==> flow/design.v <==
module DirectMappedCache #( parameter       BLOCK_SIZE = 32,
                            parameter       NUM_OF_BLOCKS_PER_LINE = 4,
                            parameter       NUM_OF_CACHE_LINES = 4,
                            parameter       ADDRESS_SIZE = 32
                            )
(
input rst_n_i, clk_i, read_i, write_i, write_line_i, read_line_i,
input [ADDRESS_SIZE - 1: 0] address_i,
input [BLOCK_SIZE - 1: 0] data_i,
input [NUM_OF_BLOCKS_PER_LINE*BLOCK_SIZE - 1 : 0] line_i,  
output reg [BLOCK_SIZE - 1: 0] data_o,
output reg [NUM_OF_BLOCKS_PER_LINE*BLOCK_SIZE - 1 : 0] line_o,
output reg [ADDRESS_SIZE - 1: 0]                        address_o,
output reg hit_o, read_flush_o, read_fetch_o, write_flush_o, write_fetch_o
);
reg rst_n_reg, read_reg, write_reg, write_line_reg, read_line_reg;
reg [ADDRESS_SIZE - 1: 0] address_reg;
reg [BLOCK_SIZE - 1: 0] data_i_reg;
reg [NUM_OF_BLOCKS_PER_LINE*BLOCK_SIZE - 1 : 0] line_i_reg;
localparam BLOCK_OFFSET_LENGTH = $clog2(NUM_OF_BLOCKS_PER_LINE);
localparam INDEX_LENGTH = $clog2(NUM_OF_CACHE_LINES);
localparam TAG_LENGTH = ADDRESS_SIZE - BLOCK_OFFSET_LENGTH - INDEX_LENGTH;
localparam DIRTY_BIT = 1'b1;  
localparam VALID_BIT = 1'b1;  
localparam CACHE_LINE_LENGTH = DIRTY_BIT + VALID_BIT + TAG_LENGTH + NUM_OF_BLOCKS_PER_LINE * BLOCK_SIZE;
localparam DIRTY_BIT_INDEX = CACHE_LINE_LENGTH - 1;
localparam VALID_BIT_INDEX = CACHE_LINE_LENGTH - 1 - DIRTY_BIT;
localparam TAG_INDEX = CACHE_LINE_LENGTH -1 - DIRTY_BIT - VALID_BIT;
wire [BLOCK_OFFSET_LENGTH - 1: 0] block_offset;
wire [INDEX_LENGTH - 1: 0] index;
wire [TAG_LENGTH - 1: 0] tag;
reg  [CACHE_LINE_LENGTH - 1: 0] cache [NUM_OF_CACHE_LINES - 1: 0];  
integer i;
assign index = address_reg[INDEX_LENGTH + BLOCK_OFFSET_LENGTH - 1 -: INDEX_LENGTH];
assign block_offset = address_reg[BLOCK_OFFSET_LENGTH - 1 -: BLOCK_OFFSET_LENGTH];
assign tag = address_reg[ADDRESS_SIZE - 1 -: TAG_LENGTH];
always @(posedge clk_i) begin
     rst_n_reg <= rst_n_i;
     read_reg <= read_i;
     write_reg <= write_i;
     write_line_reg <= write_line_i;
     read_line_reg <= read_line_i;
     address_reg <= address_i;
     data_i_reg <= data_i;
     line_i_reg <= line_i;
end
always @(posedge clk_i ) begin  
    if(!rst_n_reg) begin
        hit_o <= 0;
        read_flush_o <= 0;
        read_fetch_o <= 0;
        write_flush_o <= 0;
        write_fetch_o <= 0;
        for(i = 0; i < NUM_OF_CACHE_LINES; i = i + 1) begin
            cache[i][VALID_BIT_INDEX] <= 0;
        end
    end
    hit_o <= 0;
    read_flush_o <= 0;
    read_fetch_o <= 0;
    write_flush_o <= 0;
    write_fetch_o <= 0;
    if(read_reg) begin 
        if(cache[index][VALID_BIT_INDEX] && cache[index][TAG_INDEX -: TAG_LENGTH] == tag) begin
            hit_o <= 1;
            data_o <= cache[index][block_offset*BLOCK_SIZE + BLOCK_SIZE - 1 -: BLOCK_SIZE];
        end
        else if(cache[index][VALID_BIT_INDEX] && cache[index][DIRTY_BIT_INDEX] && !(cache[index][TAG_INDEX -: TAG_LENGTH] == tag)) begin
            read_flush_o <= 1;
        end
        else if(cache[index][VALID_BIT_INDEX] && !cache[index][DIRTY_BIT_INDEX] && !(cache[index][TAG_INDEX -: TAG_LENGTH] == tag)) begin
            read_fetch_o <= 1;
        end
        else if(!cache[index][VALID_BIT_INDEX]) begin
            read_fetch_o <= 1;
        end
    end
    if(write_reg) begin
        if(cache[index][VALID_BIT_INDEX] && cache[index][TAG_INDEX -: TAG_LENGTH] == tag) begin
            hit_o <= 1;
            read_flush_o <= 0;
            read_fetch_o <= 0;
            write_flush_o <= 0;
            write_fetch_o <= 0;
            cache[index][ DIRTY_BIT_INDEX ] <= 1;
            cache[index][ block_offset*BLOCK_SIZE + BLOCK_SIZE - 1 -: BLOCK_SIZE] <= data_i_reg;
        end
        else if(cache[index][VALID_BIT_INDEX] && cache[index][DIRTY_BIT_INDEX] && !(cache[index][TAG_INDEX -: TAG_LENGTH] == tag)) begin
            hit_o <= 0;
            read_flush_o <= 0;
            read_fetch_o <= 0;
            write_flush_o <= 1;
            write_fetch_o <= 0;
        end
        else if(cache[index][VALID_BIT_INDEX] && !cache[index][DIRTY_BIT_INDEX] && !(cache[index][TAG_INDEX -: TAG_LENGTH] == tag)) begin
            hit_o <= 0;
            read_flush_o <= 0;
            read_fetch_o <= 0;
            write_flush_o <= 0;
            write_fetch_o <= 1;
        end
        else if(!cache[index][VALID_BIT_INDEX]) begin
            hit_o <= 0;
            read_flush_o <= 0;
            read_fetch_o <= 0;
            write_flush_o <= 0;
            write_fetch_o <= 1;
        end
        else begin
            hit_o <= 0;
            read_flush_o <= 0;
            read_fetch_o <= 0;
            write_flush_o <= 0;
            write_fetch_o <= 0;
        end
    end
    if(write_line_reg) begin
        cache[index] <= {1'b0, 1'b1, tag, line_i_reg};
    end
    if(read_line_reg) begin
        hit_o <= 1;
        read_flush_o <= 0;
        read_fetch_o <= 0;
        write_flush_o <= 0;
        write_fetch_o <= 0;
        line_o <= cache[index][(TAG_INDEX - TAG_LENGTH) -: NUM_OF_BLOCKS_PER_LINE*BLOCK_SIZE];
        address_o <= { cache[index][ TAG_INDEX -: TAG_LENGTH ], index, {BLOCK_OFFSET_LENGTH{1'b0}}};
    end
end
endmodule
module DMC_Controller #(
                            parameter       BLOCK_SIZE = 32,
                            parameter       NUM_OF_BLOCKS_PER_LINE = 4,
                            parameter       NUM_OF_CACHE_LINES = 4,
                            parameter       ADDRESS_SIZE = 32
)
(
input                                                   clk_i,
input                                                   rst_n_i,
input                                                   write_i,
input                                                   read_i,
input                                                   hit_i,
input                                                   start_from_CPU_i,
input                                                   read_flush_i,
input                                                   read_fetch_i,
input                                                   write_flush_i,
input                                                   write_fetch_i,
input       [ADDRESS_SIZE - 1: 0]                       address_from_CPU_i,
input       [ADDRESS_SIZE - 1: 0]                       address_from_cache_i,
input       [BLOCK_SIZE - 1: 0]                         data_from_CPU_i,
input       [BLOCK_SIZE - 1: 0]                         data_from_cache_i,
input       [BLOCK_SIZE - 1: 0]                         data_from_memory_i,
input       [NUM_OF_BLOCKS_PER_LINE*BLOCK_SIZE - 1: 0]  line_i,
output  reg [BLOCK_SIZE - 1: 0]                         data_to_CPU_o,
output  reg [BLOCK_SIZE - 1: 0]                         data_to_cache_o,
output  reg [BLOCK_SIZE - 1: 0]                         data_to_memory_o,
output  reg [NUM_OF_BLOCKS_PER_LINE*BLOCK_SIZE - 1: 0]  line_o,
output  reg [ADDRESS_SIZE - 1: 0]                       address_to_cache_o,
output  reg [ADDRESS_SIZE - 1: 0]                       address_to_memory_o,
output  reg                                             ready_to_CPU_o,
output  reg                                             mem_read_o,
output  reg                                             mem_write_o,
output  reg                                             read_o,
output  reg                                             read_line_o,
output  reg                                             write_o,
output  reg                                             write_line_o
        );
localparam HIT = 0;
localparam READ_FLUSH = 1;
localparam READ_FETCH = 2;
localparam WRITE_FLUSH = 3;
localparam WRITE_FETCH = 4;
localparam READY = 0;
localparam READ = 1;
localparam READ_RESPONSE = 2;
localparam WRITE = 3;
localparam WRITE_RESPONSE = 4;
localparam FLUSH_CACHE_LINE = 5;
localparam READ_LINE = 6;
localparam WRITE_TO_MEM = 7;
localparam READ_FROM_MEM = 8;
localparam WAIT_MEM_READ = 9;
localparam RECEIVE_FROM_MEM = 10;
localparam WRITE_LINE = 11;
reg [$clog2(NUM_OF_BLOCKS_PER_LINE): 0] block_count;
reg [NUM_OF_BLOCKS_PER_LINE*BLOCK_SIZE - 1: 0] local_line;
reg [ADDRESS_SIZE - 1: 0] address_reg, address_from_cache_reg;
reg [BLOCK_SIZE - 1: 0] data_from_CPU_reg, data_from_cache_reg;
reg read_reg, write_reg;
reg [5:0] state;
wire [4:0] response;  
wire [ADDRESS_SIZE - 1: 0] line_address = {address_reg[ADDRESS_SIZE - 1: $clog2(NUM_OF_BLOCKS_PER_LINE)], {$clog2(NUM_OF_BLOCKS_PER_LINE){1'b0}}};
integer i;
always@(posedge clk_i) begin
    if(!rst_n_i) begin
        state <= READY;
        ready_to_CPU_o <= 0;
        mem_read_o <= 0;
        mem_write_o <= 0;
        read_o <= 0;
        read_line_o <= 0;
        write_o <= 0;
        write_line_o <= 0;
    end
    else
    case(state)
        READY: begin
            data_to_CPU_o <= data_from_cache_reg;  
            ready_to_CPU_o <= 1;
            if(start_from_CPU_i) begin
                address_reg <= address_from_CPU_i;
                data_from_CPU_reg <= data_from_CPU_i;
                read_reg <= read_i;
                write_reg <= write_i;
                ready_to_CPU_o <= 0;
                block_count <= 0;
                if(read_i) begin
                    state <= READ;
                end
                else if(write_i) begin
                    state <= WRITE;
                end
                else begin  
                    state <= READY;
                    $display("START RECEIEVED FROM CPU WITH NO INSTRUCTION");
                end
            end
        end
        READ: begin
            read_o <= 1;
            address_to_cache_o <= address_reg;
            state <= READ_RESPONSE;
            write_line_o <= 0;
        end
        READ_RESPONSE: begin
            read_o <= 0;
            if(hit_i == 1) begin
                data_from_cache_reg <= data_from_cache_i;
                state <= READY;
            end
            else if(read_flush_i == 1) begin
                state <= FLUSH_CACHE_LINE;
            end
            else if(read_fetch_i == 1) begin
                state <= READ_FROM_MEM;
            end
            else begin
                state <= READ_RESPONSE;
            end
        end
        WRITE: begin
            data_to_cache_o <= data_from_CPU_reg;
            write_o <= 1;
            address_to_cache_o <= address_reg;
            write_line_o <= 0;
            state <= WRITE_RESPONSE;
        end
        WRITE_RESPONSE: begin
            write_o <= 0;
            if(hit_i == 1) begin
                state <= READY;
            end
            else if(write_flush_i == 1) begin
                state <= FLUSH_CACHE_LINE;
            end
            else if(write_fetch_i == 1) begin
                state <= READ_FROM_MEM;
            end
            else begin
                state <= WRITE_RESPONSE;
            end
        end
        FLUSH_CACHE_LINE: begin
            address_to_cache_o <= address_reg;
            read_line_o <= 1;
            state <= READ_LINE;
        end
        READ_LINE: begin
            read_line_o <= 0;
            if(hit_i == 1) begin
                local_line <= line_i;
                address_from_cache_reg <= address_from_cache_i;
                state <= WRITE_TO_MEM;
            end
        end
        WRITE_TO_MEM: begin
            block_count <= block_count + 1;
            if(block_count < NUM_OF_BLOCKS_PER_LINE) begin  
                mem_write_o <= 1;
                data_to_memory_o <= local_line[block_count*BLOCK_SIZE + BLOCK_SIZE  - 1 -: BLOCK_SIZE];   
                address_to_memory_o <= (address_from_cache_reg + block_count);
            end
            else begin
                block_count <= 0;
                mem_write_o <= 0;
                state <= READ_FROM_MEM;
            end
        end
        READ_FROM_MEM: begin
            mem_read_o <= 1;
            address_to_memory_o <= (line_address + block_count);
            state <= WAIT_MEM_READ;
        end
        WAIT_MEM_READ: begin
            mem_read_o <= 0;
            state <= RECEIVE_FROM_MEM;
        end
        RECEIVE_FROM_MEM: begin
            if(block_count < NUM_OF_BLOCKS_PER_LINE)
                local_line[(block_count * BLOCK_SIZE) + BLOCK_SIZE - 1 -: BLOCK_SIZE]  <= data_from_memory_i;
            block_count <= block_count + 1;
            if(block_count < NUM_OF_BLOCKS_PER_LINE) begin
                state <= READ_FROM_MEM;
            end
            else begin
                block_count <= 0;
                state <= WRITE_LINE;
            end
        end
        WRITE_LINE: begin
            line_o <= local_line;
            write_line_o <= 1;
            address_to_cache_o <= address_reg;
            if(read_reg) begin
                state <= READ;
            end
            else if(write_reg) begin
                state <= WRITE;
            end
            else begin
                $display("GOT TO WRITE_LINE WITH INVALID INSTRUCTION");
                state <= READY;
            end
        end
    endcase
end
endmodule
module dmc_top (
    input         clk_i,
    input         rst_n_i,
    input         start_i,
    input         read_i,
    input         write_i,
    input  [31:0] address_i,
    input  [31:0] data_i,
    output [31:0] data_o,
    output        ready_o,
    output        mem_read_o,
    output        mem_write_o,
    output [31:0] mem_address_o,
    output [31:0] mem_data_o,
    input  [31:0] mem_data_i
);
localparam BLOCK_SIZE = 32;
localparam NUM_OF_BLOCKS_PER_LINE = 4;
localparam NUM_OF_CACHE_LINES = 4;
localparam ADDRESS_SIZE = 32;
localparam LINE_SIZE = NUM_OF_BLOCKS_PER_LINE * BLOCK_SIZE;
wire hit, read_flush, read_fetch, write_flush, write_fetch;
wire cache_read, cache_write, cache_read_line, cache_write_line;
wire [BLOCK_SIZE - 1: 0]   data_from_cache, data_to_cache;
wire [ADDRESS_SIZE - 1: 0] address_from_cache, address_to_cache;
wire [LINE_SIZE - 1: 0]    line_from_cache, line_to_cache;
DMC_Controller #(.BLOCK_SIZE(BLOCK_SIZE), .NUM_OF_BLOCKS_PER_LINE(NUM_OF_BLOCKS_PER_LINE),
                 .NUM_OF_CACHE_LINES(NUM_OF_CACHE_LINES), .ADDRESS_SIZE(ADDRESS_SIZE)) controller (
    .clk_i(clk_i),
    .rst_n_i(rst_n_i),
    .write_i(write_i),
    .read_i(read_i),
    .hit_i(hit),
    .start_from_CPU_i(start_i),
    .read_flush_i(read_flush),
    .read_fetch_i(read_fetch),
    .write_flush_i(write_flush),
    .write_fetch_i(write_fetch),
    .address_from_CPU_i(address_i),
    .address_from_cache_i(address_from_cache),
    .data_from_CPU_i(data_i),
    .data_from_cache_i(data_from_cache),
    .data_from_memory_i(mem_data_i),
    .line_i(line_from_cache),
    .data_to_CPU_o(data_o),
    .data_to_cache_o(data_to_cache),
    .data_to_memory_o(mem_data_o),
    .line_o(line_to_cache),
    .address_to_cache_o(address_to_cache),
    .address_to_memory_o(mem_address_o),
    .ready_to_CPU_o(ready_o),
    .mem_read_o(mem_read_o),
    .mem_write_o(mem_write_o),
    .read_o(cache_read),
    .read_line_o(cache_read_line),
    .write_o(cache_write),
    .write_line_o(cache_write_line)
);
DirectMappedCache #(.BLOCK_SIZE(BLOCK_SIZE), .NUM_OF_BLOCKS_PER_LINE(NUM_OF_BLOCKS_PER_LINE),
                    .NUM_OF_CACHE_LINES(NUM_OF_CACHE_LINES), .ADDRESS_SIZE(ADDRESS_SIZE)) cache (
    .rst_n_i(rst_n_i),
    .clk_i(clk_i),
    .read_i(cache_read),
    .write_i(cache_write),
    .write_line_i(cache_write_line),
    .read_line_i(cache_read_line),
    .address_i(address_to_cache),
    .data_i(data_to_cache),
    .line_i(line_to_cache),
    .data_o(data_from_cache),
    .line_o(line_from_cache),
    .address_o(address_from_cache),
    .hit_o(hit),
    .read_flush_o(read_flush),
    .read_fetch_o(read_fetch),
    .write_flush_o(write_flush),
    .write_fetch_o(write_fetch)
);
endmodule
Memo
Re: synthesis data of dmc_top

-- Reports on dmc_top
Tool output for the design above before and after an edit, in the order of the flow.
Lines under "before" count in the file above, lines under "after" in the edited file.
"change": "after" minus "before" as printed here.
Operators carry their Yosys type and port widths (W data, S select, Z words).
Library cell names are shortened.
Not given: n/a
- top: dmc_top
- clock port: clk_i
- cell library: sky130hd
- library corner: tt_025C_1v80

-- Diff
Unified diff, file above to edited file.
The edited RTL no longer does the same as the RTL above: the edit was made by script, with no optimisation intended.
begin of diff
@@ -348,8 +348,12 @@
     output        mem_read_o,
     output        mem_write_o,
-    output [31:0] mem_address_o,
+    output [31:0] mem_address_o_pad,
     output [31:0] mem_data_o,
     input  [31:0] mem_data_i
 );
+wire [31:0] mem_address_o;
+reg [31:0] mem_address_o_p1;
+always @(posedge clk_i) mem_address_o_p1 <= mem_address_o;
+assign mem_address_o_pad = mem_address_o_p1;
 localparam BLOCK_SIZE = 32;
 localparam NUM_OF_BLOCKS_PER_LINE = 4;
end of diff

-- Word level
Counts by Yosys on the flattened word-level netlist (proc, flatten, opt, wreduce; memories kept). Print and check cells are left out. Cells with the same type and inputs are merged into one.
Yosys's memory passes give these memory sizes; they may raise the number of words (mostly to a power of two), join words into wider ones and drop unused or constant bits.
- bit counts (what ; before ; after ; change):
    output and inout port bits ; 99 ; 99 ; 0
    elaborated cells ; 492 ; 493 ; +1
    bits in registers ; 952 ; 984 ; +32
    memories ; 1 ; 1 ; 0
    RAM bits ; 632 ; 632 ; 0
    input bits ; 101 ; 101 ; 0
- operators by class (what ; before ; after ; change):
    muxes and demuxes ; 218 ; 218 ; 0
    bitwise operators ; 164 ; 164 ; 0
    equality and inequality tests ; 17 ; 17 ; 0
    add/subtract/negate cells ; 12 ; 12 ; 0
    $lt $le $gt $ge ; 1 ; 1 ; 0
    shifts and indexed selects ; 6 ; 6 ; 0
    reductions and logical operators ; 35 ; 35 ; 0
- operator list (kind ; before ; after ; change):
    $mux W1 ; 182 ; 182 ; 0
    $or A1 B1 Y1 ; 159 ; 159 ; 0
    $mux W6 ; 9 ; 9 ; 0
    $mux W158 ; 8 ; 8 ; 0
    $reduce_bool A2 Y1 ; 7 ; 7 ; 0
    $reduce_and A3 Y1 ; 6 ; 6 ; 0
    $logic_and A1 B1 Y1 ; 5 ; 5 ; 0
    $pmux W1 S2 ; 5 ; 5 ; 0
    $reduce_and A2 Y1 ; 5 ; 5 ; 0
    $eq A6 B3 Y1 const B ; 4 ; 4 ; 0
    $eq A6 B4 Y1 const B ; 4 ; 4 ; 0
    $mux W2 ; 3 ; 3 ; 0
    $ne A2 B1 Y1 const B ; 3 ; 3 ; 0
    $reduce_or A2 Y1 ; 3 ; 3 ; 0
    $add A32 B1 Y32 const B ; 2 ; 2 ; 0
    $add A32 B3 Y32 ; 2 ; 2 ; 0
    $eq A6 B2 Y1 const B ; 2 ; 2 ; 0
    $logic_not A1 Y1 ; 2 ; 2 ; 0
    $mux W128 ; 2 ; 2 ; 0
    $mux W3 ; 2 ; 2 ; 0
    $mux W4 ; 2 ; 2 ; 0
    $ne A2 B2 Y1 const B ; 2 ; 2 ; 0
    $not A1 Y1 ; 2 ; 2 ; 0
    $reduce_and A4 Y1 ; 2 ; 2 ; 0
    $sub A32 B1 Y32 const B ; 2 ; 2 ; 0
    $sub A32 B6 Y32 const B ; 2 ; 2 ; 0
    $add A3 B1 Y3 const B ; 1 ; 1 ; 0
    $add A7 B6 Y8 const B ; 1 ; 1 ; 0
Not every row of either side is listed.

-- Logic depth
Yosys ltp: most cells in a row. Word level: on the elaborated netlist, between registers, memories and ports. Mapped: between sequential cells and ports; inverters and the memories' decode and read muxes count.
- logic depth (what ; before ; after ; change):
    depth in word-level cells ; 11 ; 11 ; 0
    ABC_AREA ; 0 ; 0 ; n/a
    gate-level depth with buffers ; 15 ; 15 ; 0
    mapped depth without buffers ; 10 ; 10 ; 0

-- Synthesis result
Source: synth_stat.txt of the flow (Yosys; design flattened, memories mapped). It holds for the ABC_AREA given above (unset counts as 0); a run with the other value may have another netlist.
- mapped netlist (what ; before ; after ; change):
    mapped cells ; 2870 ; 2902 ; +32
    chip area (Yosys) (sq um) ; 57203.6 ; 57844.2 ; +640.6
    flip-flops ; 1590 ; 1622 ; +32
- cells by type (type ; before ; after ; change):
    dfxtp_1 ; 225 ; 257 ; +32
    edfxtp_1 ; 1365 ; 1365 ; 0
    mux4_2 ; 218 ; 218 ; 0
    nor2_1 ; 157 ; 157 ; 0
    a21oi_1 ; 149 ; 149 ; 0
    a22o_1 ; 133 ; 133 ; 0
    mux2i_1 ; 115 ; 115 ; 0
    clkbuf_1 ; 106 ; 106 ; 0
    and2_1 ; 42 ; 42 ; 0
    a22oi_1 ; 39 ; 39 ; 0
    xnor2_1 ; 38 ; 38 ; 0
    nand2_1 ; 35 ; 35 ; 0
    nor2b_1 ; 34 ; 34 ; 0
    xor2_1 ; 23 ; 23 ; 0
    nand3_1 ; 22 ; 22 ; 0
    buf_2 ; 19 ; 19 ; 0
    buf_1 ; 17 ; 17 ; 0
    inv_1 ; 14 ; 14 ; 0
Not every row of either side is listed.
By module: a second synthesis without flattening, with its own total; a netlist apart from the flattened one above.
- unflattened totals (what ; before ; after ; change):
    cell total of the unflattened synthesis ; 2903 ; 2935 ; +32
    area (unflattened synthesis) (sq um) ; 57782.9 ; 58423.5 ; +640.6
Rows give one instance, submodules left out.
- by module, before (module ; area (sq um) ; sequential area (sq um) ; cells ; times used):
    DirectMappedCache ; 35250.1 ; 28687.5 ; 1554 ; 1
    DMC_Controller ; 22532.9 ; 16866.2 ; 1349 ; 1
    dmc_top ; 0.0 ; 0.0 ; 0 ; 1
- by module, after (module ; area (sq um) ; sequential area (sq um) ; cells ; times used):
    DirectMappedCache ; 35250.1 ; 28687.5 ; 1554 ; 1
    DMC_Controller ; 22532.9 ; 16866.2 ; 1349 ; 1
    dmc_top ; 640.6 ; 640.6 ; 32 ; 1

-- Flow runs
Runs of the flow (Yosys, OpenROAD) on both versions; the two runs of a pair have the same settings. The constraints put input and output delay at 20% of the set period each and load the outputs with 0.01 pF.
Flow settings, pair 1:
- CORE_UTILIZATION: 40
- noted period_ns: 4.19
- CAP_MARGIN: 20
- CORE_MARGIN: 2
- SLEW_MARGIN: 20
- measured results, pair 1 (what ; before ; after ; change):
    area of the die (sq um) ; 146050.0 ; 147667.0 ; +1617.0
    total negative slack on setup checks (ps) ; 0 ; 0 ; 0
    smallest hold slack (ps) ; 329 ; 317 ; -12
    clock period achieved (ps) ; 3840 ; 3651 ; -189
    area of the standard cells in the finished layout (sq um) ; 68052.8 ; 68647.1 ; +594.3
    power (uW) ; 32703 ; 32886 ; +183
    post-synthesis cell area (sq um) ; 57203.6 ; 57844.2 ; +640.6
    final utilization (%) ; 48.0 ; 47.8 ; -0.2
    setup slack of the critical path (ps) ; 350 ; 539 ; +189
Flow settings, pair 2:
- noted ABC_AREA: 1
- CAP_MARGIN: 15
- CORE_UTILIZATION: 29
- noted CTS_CLUSTER_DIAMETER: 40
- MIN_ROUTING_LAYER: met2
- noted PLACE_DENSITY_LB_ADDON: 0.05
- SETUP_SLACK_MARGIN at 0.34
- noted period_ns: 2.54
- CORE_MARGIN: 2
- SLEW_MARGIN: 20
- measured results, pair 2 (what ; before ; after ; change):
    area of the die (sq um) ; 203934.0 ; 206166.0 ; +2232.0
    total negative slack on setup checks (ps) ; -228857 ; -179249 ; +49608
    smallest hold slack (ps) ; 127 ; 130 ; +3
    clock period achieved (ps) ; 2998 ; 2967 ; -31
    area of the standard cells in the finished layout (sq um) ; 80139.4 ; 80355.8 ; +216.4
    power (uW) ; 70143 ; 70971 ; +828
    post-synthesis cell area (sq um) ; 58098.2 ; 58738.8 ; +640.6
    final utilization (%) ; 40.2 ; 39.8 ; -0.4
    setup slack of the critical path (ps) ; -458 ; -427 ; +31
"clock period achieved" is the run's clock period less its worst setup slack. It is reckoned from that one timing run; input and output delays stay at 20% of the period that was set.
"power" rests on the timing tool's default activity at the inputs, not on a simulated workload.
